==> flow/design.v <==
module alu(OPA, OPB, CIN,INP_VALID, CLK, RST, CMD, CE, MODE, COUT, OFLOW, RES, G, E, L, ERR);
    input ['d8-1:0] OPA, OPB;
    input CLK, RST, CE, MODE, CIN;
    input [1:0] INP_VALID;
    input ['d4-1:0] CMD;
    output reg ['d16-1:0] RES;
    output reg COUT;
    output reg OFLOW;
    output reg G;
    output reg E;
    output reg L;
    output reg ERR;
    reg ['d16-1:0] RES_next;
    reg COUT_next, OFLOW_next, G_next, E_next, L_next, ERR_next;
    reg ['d16-1:0] res_t;
    reg cout_t, oflow_t, g_t, e_t, l_t, err_t;
    always @(posedge CLK or posedge RST) begin
        if (RST) begin
            RES <= {'d16{1'b0}};
            COUT <= 1'b0;
            OFLOW <= 1'b0;
            G <= 1'b0;
            E <= 1'b0;
            L <= 1'b0;
            ERR <= 1'b0;
        end
        else begin
                RES <= RES_next;
                COUT <= COUT_next;
                OFLOW <= OFLOW_next;
                G <= G_next;
                E <= E_next;
                L <= L_next;
                ERR <= ERR_next;
        end
    end
    always @(posedge CLK) begin
        res_t = {'d16{1'b0}};
        cout_t = 1'b0;
        oflow_t = 1'b0;
        g_t = 1'b0;
        e_t = 1'b0;
        l_t = 1'b0;
        err_t = 1'b0;
        if (CE) begin
            if (MODE) begin
                case (CMD)
                   'd0: begin
                        if (INP_VALID == 'b11) begin
                            res_t = OPA+ OPB;
                            cout_t = res_t[8]; 
                        end
                   end
                   'd1: begin
                        if (INP_VALID == 'b11) begin
                            oflow_t = (OPA < OPB);
                            res_t = OPA - OPB;
                        end
                   end
                   'd2: begin
                        if (INP_VALID == 'b11) begin
                            res_t = OPA + OPB + CIN;
                            cout_t = res_t[8];
                        end
                   end
                   'd3: begin
                        if (INP_VALID == 'b11) begin
                            oflow_t = (OPA < (OPB + CIN));
                            res_t = OPA - OPB - CIN;
                        end
                   end
                   'd4:  begin
                        if (INP_VALID[0] == 'b1) begin
                            res_t = OPA + 1;
                        end
                   end
                   'd5: begin
                        if (INP_VALID[0] == 'b1) begin
                            res_t = OPA - 1;
                            if (OPA == {'d8{1'b0}}) oflow_t = 1;
                        end
                   end
                   'd6: begin
                        if (INP_VALID[1] == 'b1) begin
                            res_t = OPB + 1;
                        end
                   end
                   'd7: begin
                        if (INP_VALID[1] == 'b1) begin
                            res_t = OPB - 1;
                            if (OPB == {'d8{1'b0}}) oflow_t = 1;
                        end
                   end
                   'd8: begin
                        if (INP_VALID == 'b11) begin
                            if (OPA == OPB) begin
                                e_t = 1'b1;
                                g_t = 1'b0;
                                l_t = 1'b0;
                            end
                            else if (OPA > OPB) begin
                                e_t = 1'b0;
                                g_t = 1'b1;
                                l_t = 1'b0;
                            end
                            else begin
                                e_t = 1'b0;
                                g_t = 1'b0;
                                l_t = 1'b1;
                            end
                        end
                   end
                   'd9: begin
                        if (INP_VALID == 'b11) begin
                            res_t = (OPA + 1) * (OPB + 1);
                        end
                   end
                   'd10: begin
                        if (INP_VALID == 'b11) begin
                            res_t = (OPA << 1) * (OPB);
                        end
                   end
                   'd11: begin
                        if (INP_VALID == 'b11) begin
                            res_t = $signed(OPA) + $signed(OPB);
                            oflow_t =((OPA[7] == OPB[7]) && (res_t[7] != OPA[7]));
                            cout_t = res_t[8];
                            if ($signed(res_t) < 0) l_t = 1'b1;
                            else if ($signed(res_t) > 0) g_t = 1'b1;
                            else e_t = 1'b1;
                        end
                   end
                   'd12: begin
                        if (INP_VALID == 'b11) begin
                            res_t = $signed(OPA) - $signed(OPB);
                            oflow_t = ((OPA[7] != OPB[7]) && (res_t[7] != OPA[7]));
                            cout_t = res_t[8];
                            if ($signed(res_t) < 0) l_t = 1'b1;
                            else if ($signed(res_t) > 0) g_t = 1'b1;
                            else e_t = 1'b1;
                        end
                   end
                   default:;
               endcase
            end
            else begin
                case (CMD)
                    'd0:begin
                        if (INP_VALID == 'b11) res_t = {1'b0, OPA & OPB};
                    end
                    'd1:begin
                        if (INP_VALID == 'b11) res_t = {1'b0, ~(OPA & OPB)};
                    end
                    'd2:begin
                        if (INP_VALID == 'b11)res_t = {1'b0, OPA | OPB};
                    end
                    'd3:begin
                        if (INP_VALID == 'b11)res_t = {1'b0, ~(OPA | OPB)};
                    end
                    'd4:begin
                        if (INP_VALID == 'b11) res_t = {1'b0, OPA ^ OPB};
                    end
                    'd5:begin
                        if (INP_VALID == 'b11) res_t = {1'b0, ~(OPA ^ OPB)};
                    end
                    'd6:begin
                        if (INP_VALID[0] == 'b1)
                            res_t = ~OPA &{'d8 {1'b1}};
                    end
                    'd7:begin
                        if (INP_VALID[1] == 'b1)
                            res_t =  ~OPB&{'d8{1'b1}};
                    end
                    'd8:begin
                        if (INP_VALID[0] == 'b1)
                            res_t = (OPA >> 1) &{'d8{1'b1}} ;
                    end
                    'd9:begin
                        if (INP_VALID[0] == 'b1)
                            res_t = (OPA << 1)&{'d8{1'b1}};
                    end
                    'd10:begin
                        if (INP_VALID[1] == 'b1)
                            res_t = (OPB >> 1)&{'d8{1'b1}};
                    end
                    'd11:begin
                        if (INP_VALID[1] == 'b1)
                            res_t = (OPB << 1)&{'d8{1'b1}};
                    end
                    'd12:begin
                        if (INP_VALID == 'b11) begin
                            if (!(|OPB['d8-1:'d2+1])) begin
                                res_t = ((OPA <<  OPB['d2:0]) | (OPA >> ('d8 -  OPB['d2:0])))&{'d8{1'b1}};
                            end
                            else err_t = 1'b1;
                        end
                    end
                    'd13:begin
                        if (INP_VALID == 'b11) begin
                            if (!(|OPB['d8-1:'d2+1])) begin
                                res_t = ((OPA >> OPB['d2:0]) | (OPA << ('d8 - OPB['d2:0]))) &{'d8{1'b1}};
                            end
                            else err_t = 1'b1;
                        end
                    end
                    default: ;
                endcase
            end
            if(!(MODE == 1 && (CMD == 'd10 || CMD == 'd9 || CMD == 'd12 || CMD == 'd11)))
                res_t = res_t & {'d8{1'b1}};
        end
        RES_next <= res_t;
        COUT_next <= cout_t;
        OFLOW_next <= oflow_t;
        G_next <= g_t;
        E_next <= e_t;
        L_next <= l_t;
        ERR_next <= err_t;
    end
endmodule
# Reports on alu
# Tool output for the design above, in the order of the flow.
# Lines are those of the file above, counted from 1.
# Operators carry their Yosys type and port widths (W data, S select, Z words).
# Cell names lack the library's common part.
# A cell with - has no value.
# design
top_module	alu
clock	CLK
library	sky130hd
lib_corner	tt_025C_1v80

# Elaborated design
# Yosys after proc, flatten, opt, wreduce and memory -nomap, before mapping. Enables and synchronous resets that opt folds into registers are not counted as muxes. Memory bits, and registers merged into a memory's read port (data or address), are not among the register bits. Print and check cells are not counted.
# bits
register_bits	44
elab_cells	159
output_inout_bits	22
input_bits	27
# classes
mul	2
shift	4
equal	19
n_logic	13
n_addsub	12
muxes	73
compare	7
n_reduce_logical	14
# ops
op	count
$pmux W16 S12	1
$mul A9 B9 Y16	1
$mux W16	9
$mul A8 B8 Y15	1
$pmux W8 S14	1
$mux W8	14
$not A8 Y8	5
$mux W1	37
$shl A8 B32 Y8	1
$shr A8 B32 Y8	1
$mux W9	3
$eq A4 B4 Y1 const B	6
$or A8 B8 Y8	3
$add A8 B1 Y9 const B	2
$sub A8 B1 Y9 const B	2
$add A8 B8 Y9	2
$sub A8 B8 Y9	2
$gt A9 B1 Y1 const B	2
$lt A9 B1 Y1 const B	2
$sub A16 B1 Y16	1
$eq A4 B3 Y1 const B	4
$lt A8 B8 Y1	2
$logic_not A8 Y1	2
$mux W7	2
$add A9 B1 Y10	1
$mux W10	1
$pmux W1 S3	3
$eq A4 B2 Y1 const B	2
# Not listed: further kinds 22, cells in them 31.

# Depth
# Depth = most cells in a row (Yosys ltp): at word level without a register or memory, in the mapped netlist without a sequential cell, where the memories' decode and read muxes count.
# depth
depth_word	7
abc_area	0
ltp_mapped	25
mapped_depth_nobuf	21

# After synthesis
# Source: synth_stat.txt of the flow (Yosys; design flattened, memories mapped). It holds for the ABC_AREA given above (unset counts as 0); a run with the other value may have another netlist.
# Totals and module areas in this step are rounded.
# synth_totals
stdcells	1281
synth_area_mm2	0.0102
seqArea_mm2	0.000991
ffs	44
buf_cells	64
# by_type
cell	count	area_total_um2
fa_1	86	1.72E+03
ha_1	108	1.35E+03
inv_1	150	563.04
dfrtp_1	22	550.528
nor2_1	143	536.765
xnor2_1	53	464.195
dfxtp_1	22	440.422
nand2_1	106	397.882
xor2_1	37	324.061
a21oi_1	61	305.293
mux2i_1	24	240.23
o22ai_1	30	187.68
nor3_1	36	180.173
nand3_1	35	175.168
o21ai_0	29	145.139
buf_2	26	130.125
xnor2_2	7	113.859
a22oi_1	14	105.101
# Not listed: further types 76, cells in them 292.

# Path before layout
# OpenSTA on the mapped netlist: ideal clock, no wires. The path of least setup slack (recovery checks aside). Input and output delay are each 20% of the period. Register names are those of the netlist, which keeps one name where synthesis merged equal registers.
# synth_path
path_type	in2reg
start	input OPB[1]
end	register RES_next[14]
required_ps	7872
setup_time_ps	128
period_ps	8000
driving_pins	24
in_delay_ps	1600
delay_ps	5499
arrival_time_ps	6971
setup_slack_ps	901
launch_ps	1600
n_path_buf	5
period_less_setup_slack_ps	7099
# "delay_ps" = arrival - input delay + setup time.
# "driving_pins" counts driving pins, that of a launching flip-flop among them; a cell with two outputs on the path counts twice.
# "period_less_setup_slack_ps" = period - worst setup slack (recovery checks aside). The figure is calculated, with input and output delays left at 20% of the set period.
# Between the ends stands the longest chain of elaborated cells between them, by number of cells; it is not shown to be the way that was timed. Of several equally long chains one is given.
# Each line given opens the expression or statement behind the cell; cells for indexed reads and writes are added by Yosys, which also makes memories of some case tables.
# synth_between
path_cell_list	buf_2 inv_1 buf_2 ha_1 buf_2 clkbuf_1 buf_1 nand2b_1 fa_1 inv_1 fa_1 ha_1 inv_1 fa_1 inv_1 fa_1 a21o_1 a211o_1 a2111oi_0 or3_1 o21ai_0 xor2_1 a22oi_1 a21oi_1
elab_chain_cells	5
cells_between	17
classes_between	6 x add/sub; 2 x mul; 9 x mux
# synth_lines
element	line	text
from (decl)	2	input ['d8-1:0] OPA, OPB;
$add A8 B1 Y9	115	res_t = (OPA + 1) * (OPB + 1);
$mul A9 B9 Y16	115
$mux W16	114	if (INP_VALID == 'b11) begin
$pmux W16 S12	47	case (CMD)
$mux W16	46	if (MODE) begin
to (assign)	212	RES_next <= res_t;
to (decl)	13	reg ['d16-1:0] RES_next;

# Timing after layout
# Path of least setup slack in the final report of run B (OpenROAD, finished layout, wires in). Where an end is a register, its clock arrival counts in the times.
# The path's times are printed in steps of 10 ps; the period is the one set.
# layout_path
path_type	in2reg
start	input OPB[2]
end	register RES_next[11]
arrival_time_ps	7550
required_ps	8140
period_ps	8000
setup_slack_ps	590
setup_time_ps	140
n_path_buf	3
in_delay_ps	1600
launch_ps	1600
driving_pins	20
# Between the ends stands the longest chain of elaborated cells between them, by number of cells; it is not shown to be the way that was timed. Of several equally long chains one is given.
# layout_between
path_cell_list	clkdlybuf4s50_1 buf_4 ha_1 fa_1 inv_1 fa_1 inv_1 ha_1 inv_1 fa_1 inv_1 ha_1 o211ai_1 buf_4 nand2_1 a31oi_1 xor2_1 nor2_1 o21ai_0 a21oi_1
elab_chain_cells	5
cells_between	17
classes_between	6 x add/sub; 2 x mul; 9 x mux
# layout_lines
element	line	text
from (decl)	2	input ['d8-1:0] OPA, OPB;
$add A8 B1 Y9	115	res_t = (OPA + 1) * (OPB + 1);
$mul A9 B9 Y16	115
$mux W16	114	if (INP_VALID == 'b11) begin
$pmux W16 S12	47	case (CMD)
$mux W16	46	if (MODE) begin
to (assign)	212	RES_next <= res_t;
to (decl)	13	reg ['d16-1:0] RES_next;

# Flow measurements of alu on sky130hd: 7 stored runs with different settings, listed in no order. Input and output delays are each 20% of the period that was set; the output load is 0.01 pF.
# "period_reached_ps": clock period set for the run, less the worst setup slack. It is reckoned from that one timing run; input and output delays stay at 20% of the period that was set.
# "worst_setup_path_time_ps" = time allowed to the worst setup path (clock period - input delay - output delay, where it has them) - its slack; a late launch clock adds to it, a late capture clock takes from it.
# By "design_power_uw" is meant OpenSTA's value without simulated activity: inputs other than the clock are taken to toggle once in ten clock periods, and the tool carries that through the logic.
# "worst_setup_path_time_ps" is given in steps of 10 ps.
# The measured numbers are rounded.
# Settings: - = not set for that run.
# Among the results, - means that no value is shown for the run.
stored run	ABC_AREA	CAP_MARGIN	CELL_PAD_IN_SITES_DETAIL_PLACEMENT	CELL_PAD_IN_SITES_GLOBAL_PLACEMENT	CORE_ASPECT_RATIO	CORE_MARGIN	CORE_UTILIZATION	CTS_CLUSTER_DIAMETER	CTS_CLUSTER_SIZE	GPL_ROUTABILITY_DRIVEN	HOLD_SLACK_MARGIN	MAX_ROUTING_LAYER	MIN_ROUTING_LAYER	PLACE_DENSITY	SETUP_SLACK_MARGIN	SLEW_MARGIN	period_ns	GPL_TIMING_DRIVEN	TNS_END_PERCENT	PLACE_DENSITY_LB_ADDON	post_synth_area_mm2	setup_tns_ps	period_reached_ps	final_stdcell_area_mm2	worst_setup_path_time_ps	worst_setup_path_type	finalUtil_frac	design_power_uw	ws_hold_ps	dieArea_mm2	setup_worst_slack_ps
run A	1	20	2	1	0.76	4	37	384	93	0	-0.03	met4	met2	0.39	-0.62	5	8.0	-	-	-	-	-	-	-	-	-	-	-	-	-	-
run B	-	30	2	1	0.76	8	37	384	93	0	-0.03	-	-	-	-0.62	20	8.0	-	-	-	0.0102	0	7412	0.0114	5810	in2reg	0.416	2030	327	0.0332	588
run C	-	15	0	-	-	2	71	-	68	-	-	met4	met1	-	0.86	40	7.29	1	35	-	-	-	-	-	-	-	-	-	-	-	-
run D	0	0	-	-	1.43	2	60	-	-	1	-	-	-	-	0.17	20	4.25	-	10	0.04	0.0102	-11100	5483	0.0133	4630	in2reg	0.789	4870	327	0.0181	-1230
run E	-	30	0	1	-	8	37	384	-	0	-0.03	-	-	-	-0.62	20	8.0	-	-	-	0.0102	0	7291	0.0114	5690	in2reg	0.413	1930	322	0.0332	709
run F	-	20	-	-	-	2	58	-	-	-	-	-	-	-	-	20	7.41	-	-	-	0.0102	0	7152	0.0113	5670	in2reg	0.657	2110	328	0.0187	258
run G	1	5	2	1	0.76	8	37	384	93	0	-0.03	met4	met2	0.39	-0.62	15	8.0	-	-	-	0.0106	0	7455	0.0117	5850	in2reg	0.412	2040	328	0.0343	545
# Run A: unfinished; error GRT-0116 in routing
# Run C: unfinished; error DRT-0255 in routing
